==> flow/design.v <==
module fullAdder(input logic a,b,cin,
					  output logic out,cout);
	assign out = (a ^ b) ^ cin;
	assign cout = ( b & cin) | (a & b) | (a & cin);
endmodule
module nBitsADD #(parameter N=32)
					  (input logic [N-1:0] a,b,
					   input logic cin,
					   output logic [N-1:0] out,
					   output logic overflow,cout);
	logic [N-1:0] carry;  
   genvar i;
   generate 
		for(i=0;i<N;i=i+1)
			begin: generateNbitAdder
				if(i==0)
					fullAdder f(a[0],b[0],cin,out[0],carry[0]); 
				else
					fullAdder f(a[i],b[i],carry[i-1],out[i],carry[i]);
			end
   endgenerate
	assign cout = carry[N-1];
	assign overflow = (carry[N-1] ^ carry[N-2]) | 1'b0;  
endmodule 
module Register #(parameter N=32)
					  (input logic [N-1:0] in,
						input logic clk, rst, enable,
						output logic [N-1:0] out);
	always_ff @ (posedge clk) begin
		if (rst) out<={N{1'b0}};
		else if (enable) out<=in;
		else out<=out;
	end	
endmodule 
module mux4 #(parameter N=32)
				 (input logic [N-1:0]in0,in1,in2,in3,in4,in5,in6,in7,in8,in9,in10,in11,in12,in13,in14,in15,
				  input logic [3:0] sel,
				  output logic [N-1:0]out);
	assign out=(sel == 4'b0)? in0 : (sel == 4'b1)? in1 : (sel == 4'b10)? in2 : (sel == 4'b11)? in3 :
				  (sel == 4'b100)? in4 : (sel == 4'b101)? in5 : (sel == 4'b110)? in6 : (sel == 4'b111)? in7 :
				  (sel == 4'b1000)? in8 : (sel == 4'b1001)? in9 : (sel == 4'b1010)? in10 : (sel == 4'b1011)? in11 :
				  (sel == 4'b1100)? in12 : (sel == 4'b1101)? in13 : (sel == 4'b1110)? in14 : in15;				
endmodule
module nBitsAND #(parameter N=32)
					  (input logic [N-1:0]a,b,
						output logic [N-1:0]out);
	assign out = a & b;
endmodule 
module nBitsOR #(parameter N=32)
					 (input logic [N-1:0]a,b,
					  output logic [N-1:0]out);
	assign out = a | b;
endmodule 
module nBitsNOT #(parameter N=32)
					  (input logic [N-1:0]a,
						output logic [N-1:0]out);
	assign out = ~a;
endmodule 
module nBitsC2 #(parameter N=32)
					 (input logic [N-1:0]a,
					  output logic [N-1:0]out);
	assign out = (~a) + 1'b1;
endmodule 
module nBitsShift	#(parameter N=32)
						 (input logic [N-1:0] a,
						  input logic [N-1:0]shamt,
						  input logic sel,  
						  output logic [N-1:0] out);
	logic [N-1:0] outIzq, outDer;
	assign outDer = a>>shamt;		
	assign outIzq = a<<shamt;
	assign out = (sel == 1'b0) ? outDer : outIzq;
endmodule
module ALU #(parameter N=32)
				(input logic [N-1:0] a, b,
				 input logic [3:0] sel,
				 output logic z, n, v,  
				 output logic [N-1:0] result);
	logic [N-1:0] outAND, outOR, outADD, selB, outC2, outShift, nLO, nHI, Ra, Rb;
	logic HI, LO, selShift, cout; 
	assign HI = 1'b1;
	assign LO = 1'b0;
	assign nLO = {N{LO}};
	assign nHI = {N{HI}};
	assign selShift = (sel == 4'b11) ? HI : LO;  
	assign selB = (sel == 4'b1) ? Rb : outC2;  
	assign n = result[N-1];
	assign z = (result == nLO) ? 1'b1 : 1'b0;
	assign Ra = (sel != 4'b1001)? a : b;
	assign Rb = (sel != 4'b1001)? b : a;
	nBitsAND #(N) AND (Ra, Rb, outAND);
	nBitsADD #(N) ADD (Ra, selB, LO, outADD, v, cout);
	nBitsOR #(N) OR (Ra, Rb, outOR);
	nBitsC2 #(N) C2 (Rb, outC2);
	nBitsShift #(N) SHIFT (Ra, Rb, selShift, outShift);
	mux4 #(N) MUX (nLO, outADD, outADD, outShift, outShift, outAND, outOR, Rb, Ra, outADD, nHI, nHI, nHI, nHI, nHI, nHI,
						sel, result);
endmodule
module AverageUnit #(parameter N=32)
						  (input logic [N-1:0] pixel,
							output logic [N-1:0] out);
	logic [9:0] outADD1, outADD2, etapa1, etapa2, etapa3;
	nBitsADD #(10) ADD1 ({2'b0,pixel[7:0]},{2'b0,pixel[15:8]},1'b0,outADD1);
	nBitsADD #(10) ADD2 ({2'b0,pixel[23:16]}, outADD1, 1'b0, outADD2);
	nBitsADD #(10) ADD3 (outADD2, outADD2>>2'b10, 1'b0, etapa1);
	nBitsADD #(10) ADD4 (etapa1, etapa1>>3'b100, 1'b0, etapa2);
	nBitsADD #(10) ADD5 (etapa2, etapa2>>4'b1000, 1'b0, etapa3);
	assign out = etapa3>>2'b10;
endmodule 
module UmbralUnit #(parameter N=32)
						 (input logic [N-1:0] pixel,
						  input logic [N-1:0] umbral,
						  output logic  out);
	assign out = (pixel[7:0]>=umbral)? 1 : 0;
endmodule 
module PAU #(parameter N=32)
				(input logic [N-1:0] pix, umbral,
				 input logic sel,
				 output logic [N-1:0] out);
	logic [N-1:0] outProm, outUmb;
	logic umb;
	AverageUnit #(N) Prom (pix, outProm);
	UmbralUnit #(N) Umb (pix, umbral, umb);
	assign outUmb = {{(N-1){1'b0}}, umb};  
	assign out = (sel)?  outUmb : outProm;  
endmodule 
module mux3 #(parameter N=32)
				 (input logic [N-1:0] in1, in2, in3, in4, in5, in6, in7, in8,
				  input logic [2:0] sel,
				  output logic [N-1:0] out);
	assign out = (sel == 3'b0) ? in1 : (sel == 3'b1) ? in2 : (sel == 3'b10) ? in3 : (sel == 3'b11) ? in4 : 
					 (sel == 3'b100) ? in5 : (sel == 3'b101) ? in6 : (sel == 3'b110) ? in7 : in8;
endmodule
module ConditionalUnit (input logic z, v, n, enable1, enable2, clk, rst,  
								input logic [2:0] cond,  
								output logic out);  
	logic [2:0] regMem, regFlags;
	logic outCond;
	assign regFlags[0]=z;
	assign regFlags[1]=v;
	assign regFlags[2]=n;
	Register #(3) REG (regFlags, clk, rst, enable1, regMem);
	mux3 #(1) MUX (regMem[0] & 1'b1,  
					 ~(regMem[0] ^ 1'b0),  
					 ~(regMem[2] ^ regMem[1]),  
						regMem[2] ^ regMem[1],  
					 ~(regMem[0] ^ 1'b0) & ~(regMem[2] ^ regMem[1]),  
						(regMem[0] & 1'b1) | (regMem[2] ^ regMem[1]),  
						1'b0,  
						1'b1,  
						cond, outCond);
	assign out = (enable2) ? outCond : 1'b0 ;
endmodule 
module ControlUnit(input logic [9:0] InstHeader,
						 output logic RnSrc, ImmSrc, RsSrc, ResultSrc, IOFlag, PAUOp, ImmExt, FlagWrite, ALUSrc, BranchInst, MemWrite, RegWrite, MemPWrite,
						 output logic [3:0] ALUControl,
						 output logic [2:0] CondFlag,
						 output logic [1:0] MemToReg);
	always_comb begin
		if (InstHeader[6:5] == 2'b0) begin  
			if (InstHeader[4]) begin  
				if(InstHeader[3:0] == 4'b1) begin  
					RnSrc = 1'b0;
					ImmSrc = 1'b0;
					ImmExt = 1'b1;
					RegWrite = 1'b1;
					RsSrc = 1'b0;
					PAUOp = 1'b0;
					FlagWrite = 1'b0;
					ALUSrc = 1'b1;
					BranchInst = 1'b0;
					ALUControl = 4'b10;
					CondFlag = InstHeader[9:7];  
					ResultSrc = 1'b0;
					MemWrite = 1'b0;
					MemPWrite = 1'b0;
					IOFlag = 1'b0;
					MemToReg = 2'b1;
				end
				else if(InstHeader[3:0] == 4'b10) begin  
					RnSrc = 1'b0;
					ImmSrc = 1'b0;
					ImmExt = 1'b1;
					RegWrite = 1'b1;
					RsSrc = 1'b0;
					PAUOp = 1'b0;
					FlagWrite = 1'b0;
					ALUSrc = 1'b1;
					BranchInst = 1'b0;
					ALUControl = 4'b1;
					CondFlag = InstHeader[9:7];  
					ResultSrc = 1'b0;
					MemWrite = 1'b0;
					MemPWrite = 1'b0;
					IOFlag = 1'b0;
					MemToReg = 2'b1;
				end
				else if(InstHeader[3:0] == 4'b11) begin 
					RnSrc = 1'b0;
					ImmSrc = 1'b0;
					ImmExt = 1'b1;
					RegWrite = 1'b1;
					RsSrc = 1'b0;
					PAUOp = 1'b0;
					FlagWrite = 1'b0;
					ALUSrc = 1'b1;
					BranchInst = 1'b0;
					ALUControl = 4'b0111;
					CondFlag = InstHeader[9:7];  
					ResultSrc = 1'b0;
					MemWrite = 1'b0;
					MemPWrite = 1'b0;
					IOFlag = 1'b0;
					MemToReg = 2'b01;
				end
				else if(InstHeader[3:0] == 4'b110) begin 
					RnSrc = 1'b0;
					ImmSrc = 1'b0;
					ImmExt = 1'b0;
					RegWrite = 1'b1;
					RsSrc = 1'b0;
					PAUOp = 1'b0;
					FlagWrite = 1'b0;
					ALUSrc = 1'b1;
					BranchInst = 1'b0;
					ALUControl = 4'b110;
					CondFlag = InstHeader[9:7];  
					ResultSrc = 1'b0;
					MemWrite = 1'b0;
					MemPWrite = 1'b0;
					IOFlag = 1'b0;
					MemToReg = 2'b1;
				end
				else if(InstHeader[3:0] == 4'b111) begin 
					RnSrc = 1'b1;
					ImmSrc = 1'b0;
					ImmExt = 1'b1;
					RegWrite = 1'b0;
					RsSrc = 1'b0;
					PAUOp = 1'b0;
					FlagWrite = 1'b1;
					ALUSrc = 1'b1;
					BranchInst = 1'b0;
					ALUControl = 4'b10;
					CondFlag = InstHeader[9:7];  
					ResultSrc = 1'b0;
					MemWrite = 1'b0;
					MemPWrite = 1'b0;
					IOFlag = 1'b0;
					MemToReg = 2'b01;
				end
				else if(InstHeader[3:0] == 4'b1000) begin 
					RnSrc = 1'b0;
					ImmSrc = 1'b0;
					ImmExt = 1'b0;
					RegWrite = 1'b1;
					RsSrc = 1'b0;
					PAUOp = 1'b0;
					FlagWrite = 1'b0;
					ALUSrc = 1'b1;
					BranchInst = 1'b0;
					ALUControl = 4'b11;
					CondFlag = InstHeader[9:7];  
					ResultSrc = 1'b0;
					MemWrite = 1'b0;
					MemPWrite = 1'b0;
					IOFlag = 1'b0;
					MemToReg = 2'b1;
				end
				else if(InstHeader[3:0] == 4'b1001) begin 
					RnSrc = 1'b0;
					ImmSrc = 1'b0;
					ImmExt = 1'b0;
					RegWrite = 1'b1;
					RsSrc = 1'b0;
					PAUOp = 1'b0;
					FlagWrite = 1'b0;
					ALUSrc = 1'b1;
					BranchInst = 1'b0;
					ALUControl = 4'b100;
					CondFlag = InstHeader[9:7];  
					ResultSrc = 1'b0;
					MemWrite = 1'b0;
					MemPWrite = 1'b0;
					IOFlag = 1'b0;
					MemToReg = 2'b1;
				end
				else begin 
					RnSrc = 1'b0;
					ImmSrc = 1'b0;
					ImmExt = 1'b0;
					RegWrite = 1'b0;
					RsSrc = 1'b0;
					PAUOp = 1'b0;
					FlagWrite = 1'b0;
					ALUSrc = 1'b0;
					BranchInst = 1'b0;
					ALUControl = 4'b0;
					CondFlag = 3'b0;
					ResultSrc = 1'b0;
					MemWrite = 1'b0;
					MemPWrite = 1'b0;
					IOFlag = 1'b0;
					MemToReg = 2'b0;
				end
			end
			else begin  
				if(InstHeader[3:0] == 4'b1) begin  
					RnSrc = 1'b0;
					ImmSrc = 1'b0;
					ImmExt = 1'b0;
					RegWrite = 1'b1;
					RsSrc = 1'b0;
					PAUOp = 1'b0;
					FlagWrite = 1'b0;
					ALUSrc = 1'b0;
					BranchInst = 1'b0;
					ALUControl = 4'b10;
					CondFlag = InstHeader[9:7];  
					ResultSrc = 1'b0;
					MemWrite = 1'b0;
					MemPWrite = 1'b0;
					IOFlag = 1'b0;
					MemToReg = 2'b1;
				end
				else if(InstHeader[3:0] == 4'b10) begin  
					RnSrc = 1'b0;
					ImmSrc = 1'b0;
					ImmExt = 1'b0;
					RegWrite = 1'b1;
					RsSrc = 1'b0;
					PAUOp = 1'b0;
					FlagWrite = 1'b0;
					ALUSrc = 1'b0;
					BranchInst = 1'b0;
					ALUControl = 4'b1;
					CondFlag = InstHeader[9:7];  
					ResultSrc = 1'b0;
					MemWrite = 1'b0;
					MemPWrite = 1'b0;
					IOFlag = 1'b0;
					MemToReg = 2'b1;
				end
				else if (InstHeader[3:0] == 4'b11) begin  
					RnSrc = 1'b0;
					ImmSrc = 1'b0;
					ImmExt = 1'b0;
					RegWrite = 1'b1;
					RsSrc = 1'b1;
					PAUOp = 1'b0;
					FlagWrite = 1'b0;
					ALUSrc = 1'b0;
					BranchInst = 1'b0;
					ALUControl = 4'b1000;
					CondFlag = InstHeader[9:7];  
					ResultSrc = 1'b0;
					MemWrite = 1'b0;
					MemPWrite = 1'b0;
					IOFlag = 1'b0;
					MemToReg = 2'b01;
				end
				else if (InstHeader[3:0] == 4'b110) begin  
					RnSrc = 1'b0;
					ImmSrc = 1'b0;
					ImmExt = 1'b0;
					RegWrite = 1'b1;
					RsSrc = 1'b0;
					PAUOp = 1'b0;
					FlagWrite = 1'b0;
					ALUSrc = 1'b0;
					BranchInst = 1'b0;
					ALUControl = 4'b110;
					CondFlag = InstHeader[9:7];  
					ResultSrc = 1'b0;
					MemWrite = 1'b0;
					MemPWrite = 1'b0;
					IOFlag = 1'b0;
					MemToReg = 2'b1;
				end
				else if (InstHeader[3:0] == 4'b111) begin  
					RnSrc = 1'b0;
					ImmSrc = 1'b0;
					ImmExt = 1'b0;
					RegWrite = 1'b0;
					RsSrc = 1'b1;
					PAUOp = 1'b0;
					FlagWrite = 1'b1;
					ALUSrc = 1'b0;
					BranchInst = 1'b0;
					ALUControl = 4'b1001;
					CondFlag = InstHeader[9:7];  
					ResultSrc = 1'b0;
					MemWrite = 1'b0;
					MemPWrite = 1'b0;
					IOFlag = 1'b0;
					MemToReg = 2'b0;
				end
				else if (InstHeader[3:0] == 4'b1000) begin  
					RnSrc = 1'b0;
					ImmSrc = 1'b0;
					ImmExt = 1'b0;
					RegWrite = 1'b1;
					RsSrc = 1'b0;
					PAUOp = 1'b0;
					FlagWrite = 1'b0;
					ALUSrc = 1'b0;
					BranchInst = 1'b0;
					ALUControl = 4'b11;
					CondFlag = InstHeader[9:7];  
					ResultSrc = 1'b0;
					MemWrite = 1'b0;
					MemPWrite = 1'b0;
					IOFlag = 1'b0;
					MemToReg = 2'b1;
				end
				else if (InstHeader[3:0] == 4'b1001) begin  
					RnSrc = 1'b0;
					ImmSrc = 1'b0;
					ImmExt = 1'b0;
					RegWrite = 1'b1;
					RsSrc = 1'b0;
					PAUOp = 1'b0;
					FlagWrite = 1'b0;
					ALUSrc = 1'b0;
					BranchInst = 1'b0;
					ALUControl = 4'b100;
					CondFlag = InstHeader[9:7];  
					ResultSrc = 1'b0;
					MemWrite = 1'b0;
					MemPWrite = 1'b0;
					IOFlag = 1'b0;
					MemToReg = 2'b1;
				end
				else if (InstHeader[3:0] == 4'b1010) begin  
					RnSrc = 1'b0;
					ImmSrc = 1'b0;
					ImmExt = 1'b0;
					RegWrite = 1'b1;
					RsSrc = 1'b0;
					PAUOp = 1'b0;
					FlagWrite = 1'b0;
					ALUSrc = 1'b0;
					BranchInst = 1'b0;
					ALUControl = 4'b0;
					CondFlag = InstHeader[9:7];  
					ResultSrc = 1'b1;
					MemWrite = 1'b0;
					MemPWrite = 1'b0;
					IOFlag = 1'b0;
					MemToReg = 2'b1;
				end
				else if (InstHeader[3:0] == 4'b1011) begin  
					RnSrc = 1'b0;
					ImmSrc = 1'b0;
					ImmExt = 1'b0;
					RegWrite = 1'b1;
					RsSrc = 1'b0;
					PAUOp = 1'b1;
					FlagWrite = 1'b0;
					ALUSrc = 1'b0;
					BranchInst = 1'b0;
					ALUControl = 4'b0;
					CondFlag = InstHeader[9:7];  
					ResultSrc = 1'b1;
					MemWrite = 1'b0;
					MemPWrite = 1'b0;
					IOFlag = 1'b0;
					MemToReg = 2'b1;
				end
				else begin  
					RnSrc = 1'b0;
					ImmSrc = 1'b0;
					ImmExt = 1'b0;
					RegWrite = 1'b0;
					RsSrc = 1'b0;
					PAUOp = 1'b0;
					FlagWrite = 1'b0;
					ALUSrc = 1'b0;
					BranchInst = 1'b0;
					ALUControl = 4'b0;
					CondFlag = 3'b0;
					ResultSrc = 1'b0;
					MemWrite = 1'b0;
					MemPWrite = 1'b0;
					IOFlag = 1'b0;
					MemToReg = 2'b0;
				end
			end
		end
		else if(InstHeader[6:5] == 2'b1) begin  
			if (InstHeader[4:3] == 2'b0) begin  
				RnSrc = 1'b0;
				ImmSrc = 1'b0;
				ImmExt = 1'b1;
				RegWrite = 1'b0;
				RsSrc = 1'b1;
				PAUOp = 1'b0;
				FlagWrite = 1'b0;
				ALUSrc = 1'b1;
				BranchInst = 1'b0;
				ALUControl = 4'b1;
				CondFlag = 3'b0;
				ResultSrc = 1'b0;
				MemWrite = 1'b1;
				MemPWrite = 1'b0;
				IOFlag = 1'b0;
				MemToReg = 2'b0;
			end
			else if (InstHeader[4:3] == 2'b1) begin  
				RnSrc = 1'b0;
				ImmSrc = 1'b0;
				ImmExt = 1'b0;
				RegWrite = 1'b1;
				RsSrc = 1'b1;
				PAUOp = 1'b0;
				FlagWrite = 1'b0;
				ALUSrc = 1'b0;
				BranchInst = 1'b0;
				ALUControl = 4'b1000;
				CondFlag = InstHeader[9:7];  
				ResultSrc = 1'b0;
				MemWrite = 1'b0;
				MemPWrite = 1'b0;
				IOFlag = 1'b0;
				MemToReg = 2'b10;
			end
			else if (InstHeader[4:3] == 2'b10) begin  
				RnSrc = 1'b0;
				ImmSrc = 1'b0;
				ImmExt = 1'b0;
				RegWrite = 1'b0;
				RsSrc = 1'b1;
				PAUOp = 1'b0;
				FlagWrite = 1'b0;
				ALUSrc = 1'b0;
				BranchInst = 1'b0;
				ALUControl = 4'b1000;
				CondFlag = InstHeader[9:7];  
				ResultSrc = 1'b0;
				MemWrite = 1'b0;
				MemPWrite = 1'b1;
				IOFlag = 1'b0;
				MemToReg = 2'b1;
			end
			else if (InstHeader[4:3] == 2'b11) begin  
				RnSrc = 1'b0;
				ImmSrc = 1'b0;
				ImmExt = 1'b1;
				RegWrite = 1'b1;
				RsSrc = 1'b1;
				PAUOp = 1'b0;
				FlagWrite = 1'b0;
				ALUSrc = 1'b1;
				BranchInst = 1'b0;
				ALUControl = 4'b1;
				CondFlag = InstHeader[9:7];  
				ResultSrc = 1'b0;
				MemWrite = 1'b0;
				MemPWrite = 1'b0;
				IOFlag = 1'b0;
				MemToReg = 2'b0;
			end
			else begin  
				RnSrc = 1'b0;
				ImmSrc = 1'b0;
				ImmExt = 1'b0;
				RegWrite = 1'b0;
				RsSrc = 1'b0;
				PAUOp = 1'b0;
				FlagWrite = 1'b0;
				ALUSrc = 1'b0;
				BranchInst = 1'b0;
				ALUControl = 4'b0;
				CondFlag = 3'b0;
				ResultSrc = 1'b0;
				MemWrite = 1'b0;
				MemPWrite = 1'b0;
				IOFlag = 1'b0;
				MemToReg = 2'b0;
			end
		end
		else if (InstHeader[6:5] == 2'b10) begin  
			RnSrc = 1'b0;
			ImmSrc = 1'b1;
			ImmExt = 1'b0;
			RegWrite = 1'b0;
			RsSrc = 1'b0;
			PAUOp = 1'b0;
			FlagWrite = 1'b0;
			ALUSrc = 1'b1;
			BranchInst = 1'b1;
			ALUControl = 4'b111;
			CondFlag = InstHeader[9:7];
			ResultSrc = 1'b0;
			MemWrite = 1'b0;
			MemPWrite = 1'b0;
			IOFlag = 1'b0;
			MemToReg = 2'b1;
		end
		else begin  
			RnSrc = 1'b0;
			ImmSrc = 1'b0;
			ImmExt = 1'b0;
			RegWrite = 1'b0;
			RsSrc = 1'b0;
			PAUOp = 1'b0;
			FlagWrite = 1'b0;
			ALUSrc = 1'b0;
			BranchInst = 1'b0;
			ALUControl = 4'b0;
			CondFlag = 3'b0;
			ResultSrc = 1'b0;
			MemWrite = 1'b0;
			MemPWrite = 1'b0;
			IOFlag = 1'b0;
			MemToReg = 2'b0;
		end
	end 
endmodule 
module Extend (input logic [26:0] imm,
					input logic ImmSrc, ImmExt,
					output logic [31:0] ExtImm);
	logic [31:0] ext14, ext27;
	assign ext14 = (ImmExt) ? { {18{ imm[13] }} , imm[13:0]} : { {18{ 1'b0 }} , imm[13:0]};  
	assign ext27 = (ImmExt) ? { {5{ imm[26] }} , imm} : { {5{ 1'b0 }} , imm };  
	assign ExtImm = (ImmSrc) ? ext27 : ext14;
endmodule 
module RegisterFile #(parameter N=4, M=32)
			(input logic clk,
			input logic rst,
			input logic WE3,
			input logic [N-1:0] A1,
			input logic [N-1:0] A2,
			input logic [N-1:0] A3,
			input logic [M-1:0] WD3,
			input logic [M-1:0] R15,
			output logic [M-1:0] RD1,
			output logic [M-1:0] RD2);
logic [31:0]rf[16];  
logic [31:0] rd1f, rd2f;
always_ff@(posedge clk)
	if (rst) begin
		for (int k = 0; k < 16; k++) rf[k] <= 32'b0;
	end
	else if (WE3) rf[A3] <= WD3;
	assign rd1f = (WE3 && A3 == A1) ? WD3 : rf[A1];
	assign rd2f = (WE3 && A3 == A2) ? WD3 : rf[A2];
	assign RD1 = (A1==4'b1111)? R15:rd1f;
	assign RD2 = (A1==4'b1111)? R15:rd2f;
endmodule
module Fetch #(parameter N = 32)
              (input  logic clk, rst, PCsrc,
		  		   input  logic [N-1:0] PCalu,
				   input  logic [N-1:0] imem_rdata,
				   output logic [N-1:0] inst,
					output logic [N-1:0] PCout);
	logic [N-1:0] PCin, PCplus1;
	Register #(N) PC (PCin, clk, rst, 1'b1, PCout);
	nBitsADD #(N) Sumador (PCout, 32'b1, 1'b0, PCplus1);
	assign inst = imem_rdata;  
	assign PCin = (PCsrc)? PCalu : PCplus1;
endmodule
module Decode #(parameter N=32)
					(input logic [N-1:0] inst, PC, DataWrite,
					 input logic [3:0] Rd,
					 input logic clk, rst, RegWrite,
					 output logic [N-1:0] Ra, Rb, ExtImm,
					 output logic [3:0] RdOut,
					 output logic MemPWrite, RegWriteOut, MemWrite, BranchInst, ALUSrc, FlagWrite, PAUOp, IOFlag, ResultSrc,
					 output logic [3:0] ALUControl,
					 output logic [2:0] CondFlag,
					 output logic [1:0] MemToReg);
	logic RnSrc, ImmSrc, RsSrc, ImmExt;
	logic [3:0] A1, A2;
	logic [26:0] ImmMux;
	ControlUnit UnidadControl (inst[31:22], RnSrc, ImmSrc, RsSrc, ResultSrc, IOFlag, PAUOp, ImmExt, FlagWrite, ALUSrc, 
										BranchInst, MemWrite, RegWriteOut, MemPWrite, ALUControl, CondFlag, MemToReg);
	RegisterFile #(4, N) BancoRegistro (clk, rst, RegWrite, A1, A2, Rd,	DataWrite, PC, Ra, Rb);
	Extend Extension (ImmMux, ImmSrc, ImmExt, ExtImm);
	assign ImmMux = (ImmSrc) ? inst[26:0] : { {13{1'b0}},inst[13:0]};
	assign A1 = (RnSrc) ? inst[17:14] : inst[21:18];
	assign A2 = (RsSrc) ? inst[17:14] : inst[13:10];
	assign RdOut = inst[17:14];
endmodule 
module Execute #(parameter N=32)
					(input logic MemPWrite, RegWrite, MemWrite, BranchInst, ALUSrc, FlagWrite, PAUOp, IOFlag, ResultSrc, clk, rst,
					 input logic [1:0] MemToReg,
					 input logic [3:0] ALUControl,
					 input logic [2:0] CondFlag,
					 input logic [31:0] Ra, Rb, ExtIm,
					 input logic [3:0] Rd,
					 output logic PCSrc, RegWriteOut, MemWriteOut, MemPWriteOut, IOFlagOut,
					 output logic [1:0] MemToRegOut,
					 output logic [N-1:0] ALUResult, WriteData, 
					 output logic [3:0] RdOut);
	logic z, v, n, enable2, condi;
	logic [31:0] ALUOut, APUout, RbMux;
	assign MemPWriteOut = MemPWrite;
	assign MemToRegOut = MemToReg;
	assign MemWriteOut = MemWrite;
	assign IOFlagOut = IOFlag;
	assign RdOut = Rd;
	assign WriteData = Rb;
	assign enable2 = BranchInst | RegWrite;  
	assign RegWriteOut = condi & RegWrite;  
	assign PCSrc = condi & BranchInst;  
	ConditionalUnit UniCondicion (z, v, n, FlagWrite, enable2, clk, rst, CondFlag, condi);
	ALU #(32) ALUnit (Ra, RbMux, ALUControl, z, n, v, ALUOut);
	PAU #(32) PAUnit (Ra, Rb,PAUOp, APUout);
	assign RbMux = (ALUSrc) ? ExtIm : Rb;
	assign ALUResult = (ResultSrc) ? APUout : ALUOut;
endmodule 
module MemoryStage #(parameter N = 32) 
						  (input logic clk, MEMWrite, MemPWrite, PCSrc, RegWrite, IOFlag,
							input logic [1:0] MemToReg,
							input logic [N-1:0] address, WriteData,
							input logic [3:0] RdIn,
							input logic [N-1:0] dmem_rdata,
							input logic [1:0] pmem_rdata,
							output logic [N-1:0] ReadDataDataMem, ReadDataPixMem, ALUresultOut,
							output logic [3:0]  RdOut,
							output logic PCSrcOut, RegWriteOut, IOFlagOut,
							output logic [1:0] MemToRegOut);
	assign ReadDataDataMem = dmem_rdata;
	assign ReadDataPixMem = {{(N-2){1'b0}}, pmem_rdata};
	assign ALUresultOut = address;
	assign RdOut = RdIn;
	assign PCSrcOut = PCSrc;
	assign RegWriteOut = RegWrite;
	assign IOFlagOut = IOFlag;
	assign MemToRegOut = MemToReg;
endmodule
module WriteBack #(parameter N=32)
						(input logic PCSrc, RegWrite, IOFlag,
						 input logic [1:0] MemToReg,
						 input logic [N-1:0] IOIn, ReadData, ReadDataP, ALUOut, 
						 input logic [3:0] Rd,
						 output logic [N-1:0] OutData, 
						 output logic [3:0] RdOut,
						 output logic PCSrcOut, RegWriteOut);
	logic [N-1:0] Result;
	assign Result = (MemToReg == 2'b0) ? ReadData : (MemToReg == 2'b1) ? ALUOut : (MemToReg == 2'b10) ? ReadDataP : 32'b0;
	assign OutData = (IOFlag) ? IOIn : Result;
	assign PCSrcOut = PCSrc;
	assign RegWriteOut = RegWrite;
	assign RdOut = Rd;
endmodule   
module ArquitecturaHybridARMIPS(input logic clk, reset,
										  output logic [31:0] imem_addr,
										  input logic [31:0] imem_rdata,
										  output logic [31:0] mem_addr,
										  output logic dmem_we,
										  output logic [31:0] dmem_wdata,
										  input logic [31:0] dmem_rdata,
										  output logic pmem_we,
										  output logic [1:0] pmem_wdata,
										  input logic [1:0] pmem_rdata,
										  output logic rf_we,
										  output logic [3:0] rf_waddr,
										  output logic [31:0] rf_wdata);
	logic enable;
	logic [31:0] inDE, PC, DataWrite, PCalu, IOIn, outFE;
	logic [3:0] Rd;
	logic PCSrc, RegWrite;
	logic [117:0] outDE, inEXE;
	logic [74:0] outEXE, inMEM;
	logic [104:0] outMEM, inWB;
	assign enable = 1'b1;
	assign IOIn = 32'b0;
	assign imem_addr = PC;
	assign mem_addr = inMEM[31:0];
	assign dmem_we = inMEM[72];
	assign dmem_wdata = inMEM[63:32];
	assign pmem_we = inMEM[73];
	assign pmem_wdata = inMEM[33:32];
	assign rf_we = RegWrite;
	assign rf_waddr = Rd;
	assign rf_wdata = DataWrite;
	Fetch #(32) IF (clk, reset, PCSrc,
		  		   DataWrite,
				   imem_rdata,
				   outFE, PC);
	Decode #(32) DE (inDE, PC, DataWrite,
					 Rd,
					 clk, reset, RegWrite,
					 outDE[95:64], outDE[63:32], outDE[31:0],  
					 outDE[99:96],  
					 outDE[100], outDE[101], outDE[102], outDE[103], outDE[104],  
					 outDE[105], outDE[106], outDE[107], outDE[108],   
					 outDE[112:109],  
					 outDE[115:113],  
					 outDE[117:116]);  
	Execute #(32) EXE (inEXE[100], inEXE[101], inEXE[102], inEXE[103], inEXE[104],  
					  inEXE[105], inEXE[106], inEXE[107], inEXE[108],  
					  clk, reset,
					  inEXE[117:116],  
					  inEXE[112:109],  
					  inEXE[115:113],  
					  inEXE[95:64], inEXE[63:32], inEXE[31:0],  
					  inEXE[99:96],  
					  outEXE[70], outEXE[71], outEXE[72], outEXE[73], outEXE[74],  
					  outEXE[69:68],  
					  outEXE[31:0], outEXE[63:32],  
					  outEXE[67:64]);  
	MemoryStage #(32) MEM (clk,
							inMEM[72], inMEM[73], inMEM[70], inMEM[71], inMEM[74],  
							inMEM[69:68],  
							inMEM[31:0], inMEM[63:32],  
							inMEM[67:64],  
							dmem_rdata, pmem_rdata,
							outMEM[31:0], outMEM[63:32], outMEM[95:64],  
							outMEM[99:96],  
							outMEM[102], outMEM[103], outMEM[104],  
							outMEM[101:100]);  
	WriteBack #(32) WB (inWB[102], inWB[103], inWB[104],  
						 inWB[101:100],  
						 IOIn, inWB[31:0], inWB[63:32], inWB[95:64],  
						 inWB[99:96],  
						 DataWrite, 
						 Rd,
						 PCSrc, RegWrite);
	Register #(32) IF_DE (outFE, clk, reset, enable, inDE);
	Register #(118) DE_EXE (outDE, clk, reset, enable, inEXE);
	Register #(75) EXE_MEM (outEXE, clk, reset, enable, inMEM);
	Register #(105) MEM_WB (outMEM, clk, reset, enable, inWB);
endmodule
# Tool chain data of ArquitecturaHybridARMIPS
# Each step is given for the RTL above and for the edited RTL.
# Lines under "orig" count in the file above, lines under "edited" in the edited file.
# "change" is "edited" less "orig", of the values as shown; "rel_change_pct" is that difference over "orig", in percent.
# Library cell names are shortened.
# Not given: -
# inputs
top,ArquitecturaHybridARMIPS
clock_port,clk
lib,sky130hd
pvt_corner,tt_025C_1v80

# Diff
# The edit as a unified diff against the file above.
# This change comes from a script, not from a designer. The edited design behaves differently; no optimisation was intended.
# begin of diff
@@ -821,5 +821,5 @@
 						 PCSrc, RegWrite);
 	Register #(32) IF_DE (outFE, clk, reset, enable, inDE);
-	Register #(118) DE_EXE (outDE, clk, reset, enable, inEXE);
+	assign inEXE = outDE;
 	Register #(75) EXE_MEM (outEXE, clk, reset, enable, inMEM);
 	Register #(105) MEM_WB (outMEM, clk, reset, enable, inWB);
# end of diff

# Word-level counts
# Source: Yosys, flattened and elaborated, memories not mapped. Widths are those after wreduce. Registers that Yosys merges into a memory's read port (data or address) are not register bits. Print and check cells do not count.
# Yosys's memory passes give these memory sizes; they may raise the number of words (mostly to a power of two), join words into wider ones and drop unused or constant bits.
# bits
element,orig,edited,change,rel_change_pct
regBits,332,215,-117,-35.24
ram_bits,512,512,0,0.00
mem_count,1,1,0,0.00
inputBits,68,68,0,0.00
wordCells,757,769,12,1.59
# classes
element,orig,edited,change,rel_change_pct
add_sub_neg,1,1,0,0.00
compare,1,1,0,0.00
eq_ne,35,35,0,0.00
shift,2,2,0,0.00
n_mux,175,195,20,11.43
n_logic,518,517,-1,-0.19
reduce_logical,13,10,-3,-23.08
# op_table
op,orig,edited,change,rel_change_pct
1-bit two-way mux,93,113,20,21.51
1-bit inverter,5,4,-1,-20.00
10-bit OR reduction,1,0,-1,-100.00
11-bit OR reduction,1,0,-1,-100.00
2-bit OR reduction,1,0,-1,-100.00
# Unchanged operator kinds not shown: 34.

# Longest topological paths
# Longest topological path by Yosys (ltp), each cell counted once; first at word level (registers and memories cut), then after technology mapping (sequential cells cut; the memories' decode and read muxes count).
# logic_depth
element,orig,edited,change,rel_change_pct
word_depth,109,122,13,11.93
ABC_AREA,0,0,-,-
depth_mapped,54,64,10,18.52
ltp_nobuf,48,57,9,18.75

# After synthesis
# Source: synth_stat.txt of the flow (Yosys; design flattened, memories mapped). It holds for the ABC_AREA given above (unset counts as 0); a run with the other value may have another netlist.
# synth_totals
element,orig,edited,change,rel_change_pct
mapped_cells,5322,6264,942,17.70
mapped_area_um2,49884.1,55105.4,5221.3,10.47
flip_flops,840,727,-113,-13.45
buffers,575,720,145,25.22
# types
cell,orig,edited,change,rel_change_pct
nand2_1,754,348,-406,-53.85
mux2i_1,198,404,206,104.04
o21ai_0,135,333,198,146.67
o22ai_1,48,224,176,366.67
buf_2,45,200,155,344.44
a221oi_1,13,141,128,984.62
mux4_2,147,21,-126,-85.71
dfxtp_1,328,215,-113,-34.45
a32oi_1,4,101,97,2425.00
a21oi_1,239,322,83,34.73
nand2b_1,37,104,67,181.08
nor2_1,796,859,63,7.91
clkbuf_1,346,289,-57,-16.47
a211oi_1,97,152,55,56.70
a22oi_1,18,72,54,300.00
and3_1,72,119,47,65.28
nor2b_1,169,126,-43,-25.44
a311oi_1,102,63,-39,-38.24
# Unchanged cell types not shown: 6.
# Not every row of either side is listed.
# By module: a second synthesis without flattening, with its own total; a netlist apart from the flattened one above.
# unflattened
element,orig,edited,change,rel_change_pct
cells_unflattened,5757,5377,-380,-6.60
hier_area_um2,61799.3,57642.8,-4156.5,-6.73
# Rows give one instance, submodules left out.
# modules_orig
mod,instances,n_cells,area_um2,mod_seq_area_um2
RegisterFile,1,1820,27654.0,15374.7
mux4 #(N=32),1,900,5861.9,0.0
nBitsShift #(N=32),1,607,4349.2,0.0
Register #(N=118),1,380,4156.5,2362.3
Register #(N=105),1,339,3756.1,2102.0
Register #(N=75),1,242,2716.4,1501.4
Register #(N=32),2,103,1163.6,640.6
fullAdder,114,1,20.0,0.0
Execute #(N=32),1,116,1415.1,0.0
ALU #(N=32),1,295,1366.3,0.0
WriteBack #(N=32),1,123,1282.5,0.0
Fetch #(N=32),1,70,792.0,0.0
MemoryStage #(N=32),1,106,792.0,0.0
nBitsC2 #(N=32),1,91,655.6,0.0
# orig: Modules not listed: 14.
# modules_edited
mod,instances,n_cells,area_um2,mod_seq_area_um2
RegisterFile,1,1820,27654.0,15374.7
mux4 #(N=32),1,900,5861.9,0.0
nBitsShift #(N=32),1,607,4349.2,0.0
Register #(N=105),1,339,3756.1,2102.0
Register #(N=75),1,242,2716.4,1501.4
Register #(N=32),2,103,1163.6,640.6
fullAdder,114,1,20.0,0.0
Execute #(N=32),1,116,1415.1,0.0
ALU #(N=32),1,295,1366.3,0.0
WriteBack #(N=32),1,123,1282.5,0.0
Fetch #(N=32),1,70,792.0,0.0
MemoryStage #(N=32),1,106,792.0,0.0
nBitsC2 #(N=32),1,91,655.6,0.0
ControlUnit,1,83,538.0,0.0
# edited: Modules not listed: 13.

# Path before layout
# Path of least setup slack by OpenSTA after synthesis, without wires, with an ideal clock, recovery checks aside; 20% of the period is set as input and as output delay. Where synthesis merged equal registers, the netlist keeps one of their names.
# synth_path
element,orig,edited,change,rel_change_pct
path_kind,flip-flop to flip-flop,flip-flop to flip-flop,-,-
from,reg DE_EXE.out[104],reg IF_DE.out[27],-,-
to,reg EXE.UniCondicion.REG.out[0],reg EXE.UniCondicion.REG.out[0],-,-
clock_period_ns,14.0,14.0,0.0,0.00
setup_time_ns,0.059,0.084,0.025,-
launch_ns,0.000,0.000,0.000,-
arrival_time_ns,14.475,16.487,2.012,13.90
t_required_ns,13.941,13.916,-0.025,-0.18
slack_ns,-0.534,-2.571,-2.037,-
path_delay_ns,14.534,16.571,2.037,14.02
stages,54,64,10,18.52
n_path_buf,6,7,1,16.67
synth_period_reached_ns,14.534,16.571,2.037,14.02
# "path_delay_ns" is the arrival time less input delay plus setup time.
# "stages" counts driving pins, that of a launching flip-flop among them; a cell with two outputs on the path counts twice.
# "synth_period_reached_ns" is the clock period less the worst setup slack; recovery checks do not enter. This is arithmetic on one report: input and output delays are still those of the set period (20% each).
# Between the ends stands the longest chain of elaborated cells between them, by number of cells; it is not shown to be the way that was timed. Of several equally long chains one is given.
# Each line given opens the expression or statement behind the cell; cells for indexed reads and writes are added by Yosys, which also makes memories of some case tables.
# A register here has more assigning lines than the two given.
# synth_via_orig
cell_sequence,dfxtp_1 buf_6 mux2_2 buf_2 mux2i_4 buf_2 buf_2 buf_4 buf_2 nor2_1 xnor2_1 fa_1 inv_1 fa_1 fa_1 fa_1 inv_1 fa_1 (+18 left out) fa_1 fa_1 fa_1 fa_1 fa_1 fa_1 fa_1 fa_1 inv_1 fa_1 fa_1 o221ai_1 o21ai_0 a41o_1 a31oi_1 nand4_1 nor4_1 a31o_1
elab_chain_len,109
cone_cells,237
cone_classes,add/sub (1); shift (2); mux (16); logic (217); reduce/logical (1)
# synth_lines_orig
element,line_no,rtl
"start, declared",28,output logic [N-1:0] out);
"start, assigned",31,else if (enable) out<=in;
"start, assigned",32,else out<=out;
32-bit two-way mux,710,assign RbMux = (ALUSrc) ? ExtIm : Rb;
32-bit two-way mux,90,assign Rb = (sel != 4'b1001)? b : a;
32-bit inverter,62,assign out = (~a) + 1'b1;
32-bit by 1-bit adder with 32-bit output,62,
32-bit two-way mux,86,assign selB = (sel == 4'b1) ? Rb : outC2;
1-bit bitwise AND x2,4,assign cout = ( b & cin) | (a & b) | (a & cin);
1-bit OR x2,4,
(+85 left out),-,
1-bit OR x2,4,
1-bit XOR,3,assign out = (a ^ b) ^ cin;
32-bit two-way mux x2,41,(sel == 4'b1000)? in8 : (sel == 4'b1001)? in9 : (sel == 4'b1010)? in10 : (sel == 4'b1011)? in11 :
32-bit two-way mux x4,40,(sel == 4'b100)? in4 : (sel == 4'b101)? in5 : (sel == 4'b110)? in6 : (sel == 4'b111)? in7 :
32-bit two-way mux x4,39,assign out=(sel == 4'b0)? in0 : (sel == 4'b1)? in1 : (sel == 4'b10)? in2 : (sel == 4'b11)? in3 :
32-bit logical NOT,88,assign z = (result == nLO) ? 1'b1 : 1'b0;
1-bit two-way mux,88,
"end, assigned",31,
"end, assigned",32,
"end, declared",28,
# synth_via_edited
cell_sequence,dfxtp_1 buf_4 buf_4 and4bb_2 and2_1 buf_2 o22ai_1 a21oi_1 a2111oi_1 nand2_1 o21ai_2 nor2_2 inv_2 buf_2 buf_2 buf_1 buf_1 ha_1 (+28 left out) fa_1 fa_1 fa_1 fa_1 fa_1 fa_1 inv_1 fa_1 fa_1 o21ai_0 a21oi_1 nor2_1 a311oi_1 a31oi_1 o2111ai_1 or4_1 or4_1 o31ai_2
elab_chain_len,117
cone_cells,282
cone_classes,add/sub (1); eq/ne (15); shift (2); mux (41); logic (217); reduce/logical (5); memory (1)
# synth_lines_edited
element,line_no,rtl
"start, declared",28,output logic [N-1:0] out);
"start, assigned",31,else if (enable) out<=in;
"start, assigned",32,else out<=out;
2-bit by 1-bit equality test with 1-bit output,490,else if(InstHeader[6:5] == 2'b1) begin
1-bit two-way mux,490,
1-bit two-way mux,160,if (InstHeader[6:5] == 2'b0) begin
4-bit two-way mux,682,assign A2 = (RsSrc) ? inst[17:14] : inst[13:10];
4-bit equality test,647,assign rd2f = (WE3 && A3 == A2) ? WD3 : rf[A2];
1-bit logical AND,647,
32-bit two-way mux,647,
(+95 left out),-,
1-bit OR x2,4,assign cout = ( b & cin) | (a & b) | (a & cin);
1-bit XOR,3,assign out = (a ^ b) ^ cin;
32-bit two-way mux x2,41,(sel == 4'b1000)? in8 : (sel == 4'b1001)? in9 : (sel == 4'b1010)? in10 : (sel == 4'b1011)? in11 :
32-bit two-way mux x4,40,(sel == 4'b100)? in4 : (sel == 4'b101)? in5 : (sel == 4'b110)? in6 : (sel == 4'b111)? in7 :
32-bit two-way mux x4,39,assign out=(sel == 4'b0)? in0 : (sel == 4'b1)? in1 : (sel == 4'b10)? in2 : (sel == 4'b11)? in3 :
32-bit logical NOT,88,assign z = (result == nLO) ? 1'b1 : 1'b0;
1-bit two-way mux,88,
"end, assigned",31,
"end, assigned",32,
"end, declared",28,

# Path in the finished layout
# Path of least setup slack in the final report of each run of pair A (OpenROAD, finished layout, wires in). Where an end is a register, its clock arrival counts in the times.
# layout_path
element,orig,edited,change,rel_change_pct
path_kind,flip-flop to flip-flop,flip-flop to flip-flop,-,-
from,reg DE_EXE.out[104],reg IF_DE.out[28],-,-
to,reg EXE.UniCondicion.REG.out[0],reg EXE.UniCondicion.REG.out[0],-,-
clock_period_ns,13.7,13.7,0.0,0.00
setup_time_ns,0.05,0.08,0.03,-
launch_ns,0.70,0.72,0.02,2.86
arrival_time_ns,13.88,15.94,2.06,14.84
t_required_ns,14.34,14.33,-0.01,-0.07
slack_ns,0.47,-1.61,-2.08,-
stages,48,59,11,22.92
n_path_buf,0,3,3,-
# Between the ends stands the longest chain of elaborated cells between them, by number of cells; it is not shown to be the way that was timed. Of several equally long chains one is given.
# A register here has more assigning lines than the two given.
# layout_via_orig
cell_sequence,dfxtp_4 mux2_4 mux2i_4 nor2_1 xnor2_1 fa_1 inv_1 fa_2 fa_2 fa_1 inv_1 fa_1 inv_1 fa_2 fa_1 inv_1 fa_1 fa_2 (+12 left out) fa_1 fa_2 fa_2 fa_2 fa_1 fa_1 fa_2 fa_1 inv_1 fa_2 fa_1 o221ai_2 o21ai_1 a41o_1 a31oi_1 nand4_1 nor4_2 a31o_1
elab_chain_len,109
cone_cells,237
cone_classes,add/sub (1); shift (2); mux (16); logic (217); reduce/logical (1)
# layout_lines_orig
element,line_no,rtl
"start, declared",28,output logic [N-1:0] out);
"start, assigned",31,else if (enable) out<=in;
"start, assigned",32,else out<=out;
32-bit two-way mux,710,assign RbMux = (ALUSrc) ? ExtIm : Rb;
32-bit two-way mux,90,assign Rb = (sel != 4'b1001)? b : a;
32-bit inverter,62,assign out = (~a) + 1'b1;
32-bit by 1-bit adder with 32-bit output,62,
32-bit two-way mux,86,assign selB = (sel == 4'b1) ? Rb : outC2;
1-bit bitwise AND x2,4,assign cout = ( b & cin) | (a & b) | (a & cin);
1-bit OR x2,4,
(+85 left out),-,
1-bit OR x2,4,
1-bit XOR,3,assign out = (a ^ b) ^ cin;
32-bit two-way mux x2,41,(sel == 4'b1000)? in8 : (sel == 4'b1001)? in9 : (sel == 4'b1010)? in10 : (sel == 4'b1011)? in11 :
32-bit two-way mux x4,40,(sel == 4'b100)? in4 : (sel == 4'b101)? in5 : (sel == 4'b110)? in6 : (sel == 4'b111)? in7 :
32-bit two-way mux x4,39,assign out=(sel == 4'b0)? in0 : (sel == 4'b1)? in1 : (sel == 4'b10)? in2 : (sel == 4'b11)? in3 :
32-bit logical NOT,88,assign z = (result == nLO) ? 1'b1 : 1'b0;
1-bit two-way mux,88,
"end, assigned",31,
"end, assigned",32,
"end, declared",28,
# layout_via_edited
cell_sequence,dfxtp_2 buf_4 or3b_1 buf_4 and3_1 a32oi_1 o22ai_2 a2111oi_4 buf_4 a211oi_4 o211a_4 clkinv_4 ha_4 a21oi_2 fa_2 inv_2 fa_2 fa_2 (+23 left out) fa_2 fa_2 fa_2 fa_2 fa_2 fa_2 inv_2 fa_2 fa_1 o21ai_1 a21oi_1 nor2_1 a311oi_1 a31oi_1 o2111ai_1 or4_1 or4_4 o31ai_2
elab_chain_len,117
cone_cells,282
cone_classes,add/sub (1); eq/ne (15); shift (2); mux (41); logic (217); reduce/logical (5); memory (1)
# layout_lines_edited
element,line_no,rtl
"start, declared",28,output logic [N-1:0] out);
"start, assigned",31,else if (enable) out<=in;
"start, assigned",32,else out<=out;
2-bit by 1-bit equality test with 1-bit output,490,else if(InstHeader[6:5] == 2'b1) begin
1-bit two-way mux,490,
1-bit two-way mux,160,if (InstHeader[6:5] == 2'b0) begin
4-bit two-way mux,682,assign A2 = (RsSrc) ? inst[17:14] : inst[13:10];
4-bit equality test,647,assign rd2f = (WE3 && A3 == A2) ? WD3 : rf[A2];
1-bit logical AND,647,
32-bit two-way mux,647,
(+95 left out),-,
1-bit OR x2,4,assign cout = ( b & cin) | (a & b) | (a & cin);
1-bit XOR,3,assign out = (a ^ b) ^ cin;
32-bit two-way mux x2,41,(sel == 4'b1000)? in8 : (sel == 4'b1001)? in9 : (sel == 4'b1010)? in10 : (sel == 4'b1011)? in11 :
32-bit two-way mux x4,40,(sel == 4'b100)? in4 : (sel == 4'b101)? in5 : (sel == 4'b110)? in6 : (sel == 4'b111)? in7 :
32-bit two-way mux x4,39,assign out=(sel == 4'b0)? in0 : (sel == 4'b1)? in1 : (sel == 4'b10)? in2 : (sel == 4'b11)? in3 :
32-bit logical NOT,88,assign z = (result == nLO) ? 1'b1 : 1'b0;
1-bit two-way mux,88,
"end, assigned",31,
"end, assigned",32,
"end, declared",28,

# Measured runs
# Both versions went through the flow (Yosys, OpenROAD) with the same settings in each pair. Constraints: input delay and output delay 20% of the set period each, output load 0.01 pF.
# settings_pair_A
CORE_MARGIN,5
CORE_UTILIZATION,40
period_ns,13.7
CAP_MARGIN,20
SLEW_MARGIN,20
# results_pair_A
element,orig,edited,change,rel_change_pct
synthesis_area_um2,49884.1,55105.4,5221.3,10.47
die_footprint_um2,131874.0,145287.0,13413.0,10.17
utilization_pct,45.4,48.5,3.1,-
worst_setup_slack_ns,0.467,-1.609,-2.076,-
final_setup_tns_ns,0.000,-4.219,-4.219,-
fin_power_uw,7601,9412,1811,23.83
achieved_clock_period_ns,13.233,15.309,2.076,15.69
# settings_pair_B
ABC_AREA,0
CORE_MARGIN,5
CORE_UTILIZATION,42
GPL_ROUTABILITY_DRIVEN,1
PLACE_DENSITY_LB_ADDON,0.0
SLEW_MARGIN,25
TNS_END_PERCENT,65
period_ns,12.9
CAP_MARGIN,20
# results_pair_B
element,orig,edited,change,rel_change_pct
synthesis_area_um2,49884.1,55105.4,5221.3,10.47
die_footprint_um2,125762.0,138548.0,12786.0,10.17
utilization_pct,47.7,51.5,3.8,-
worst_setup_slack_ns,0.093,-2.223,-2.316,-
final_setup_tns_ns,0.000,-8.722,-8.722,-
fin_power_uw,8251,10076,1825,22.12
achieved_clock_period_ns,12.807,15.123,2.316,18.08
# By "achieved_clock_period_ns" is meant the clock period of the run minus its worst setup slack. This is arithmetic on one report: input and output delays are still those of the set period (20% each).
# By "fin_power_uw" is meant OpenSTA's value without simulated activity: inputs other than the clock are taken to toggle once in ten clock periods, and the tool carries that through the logic.
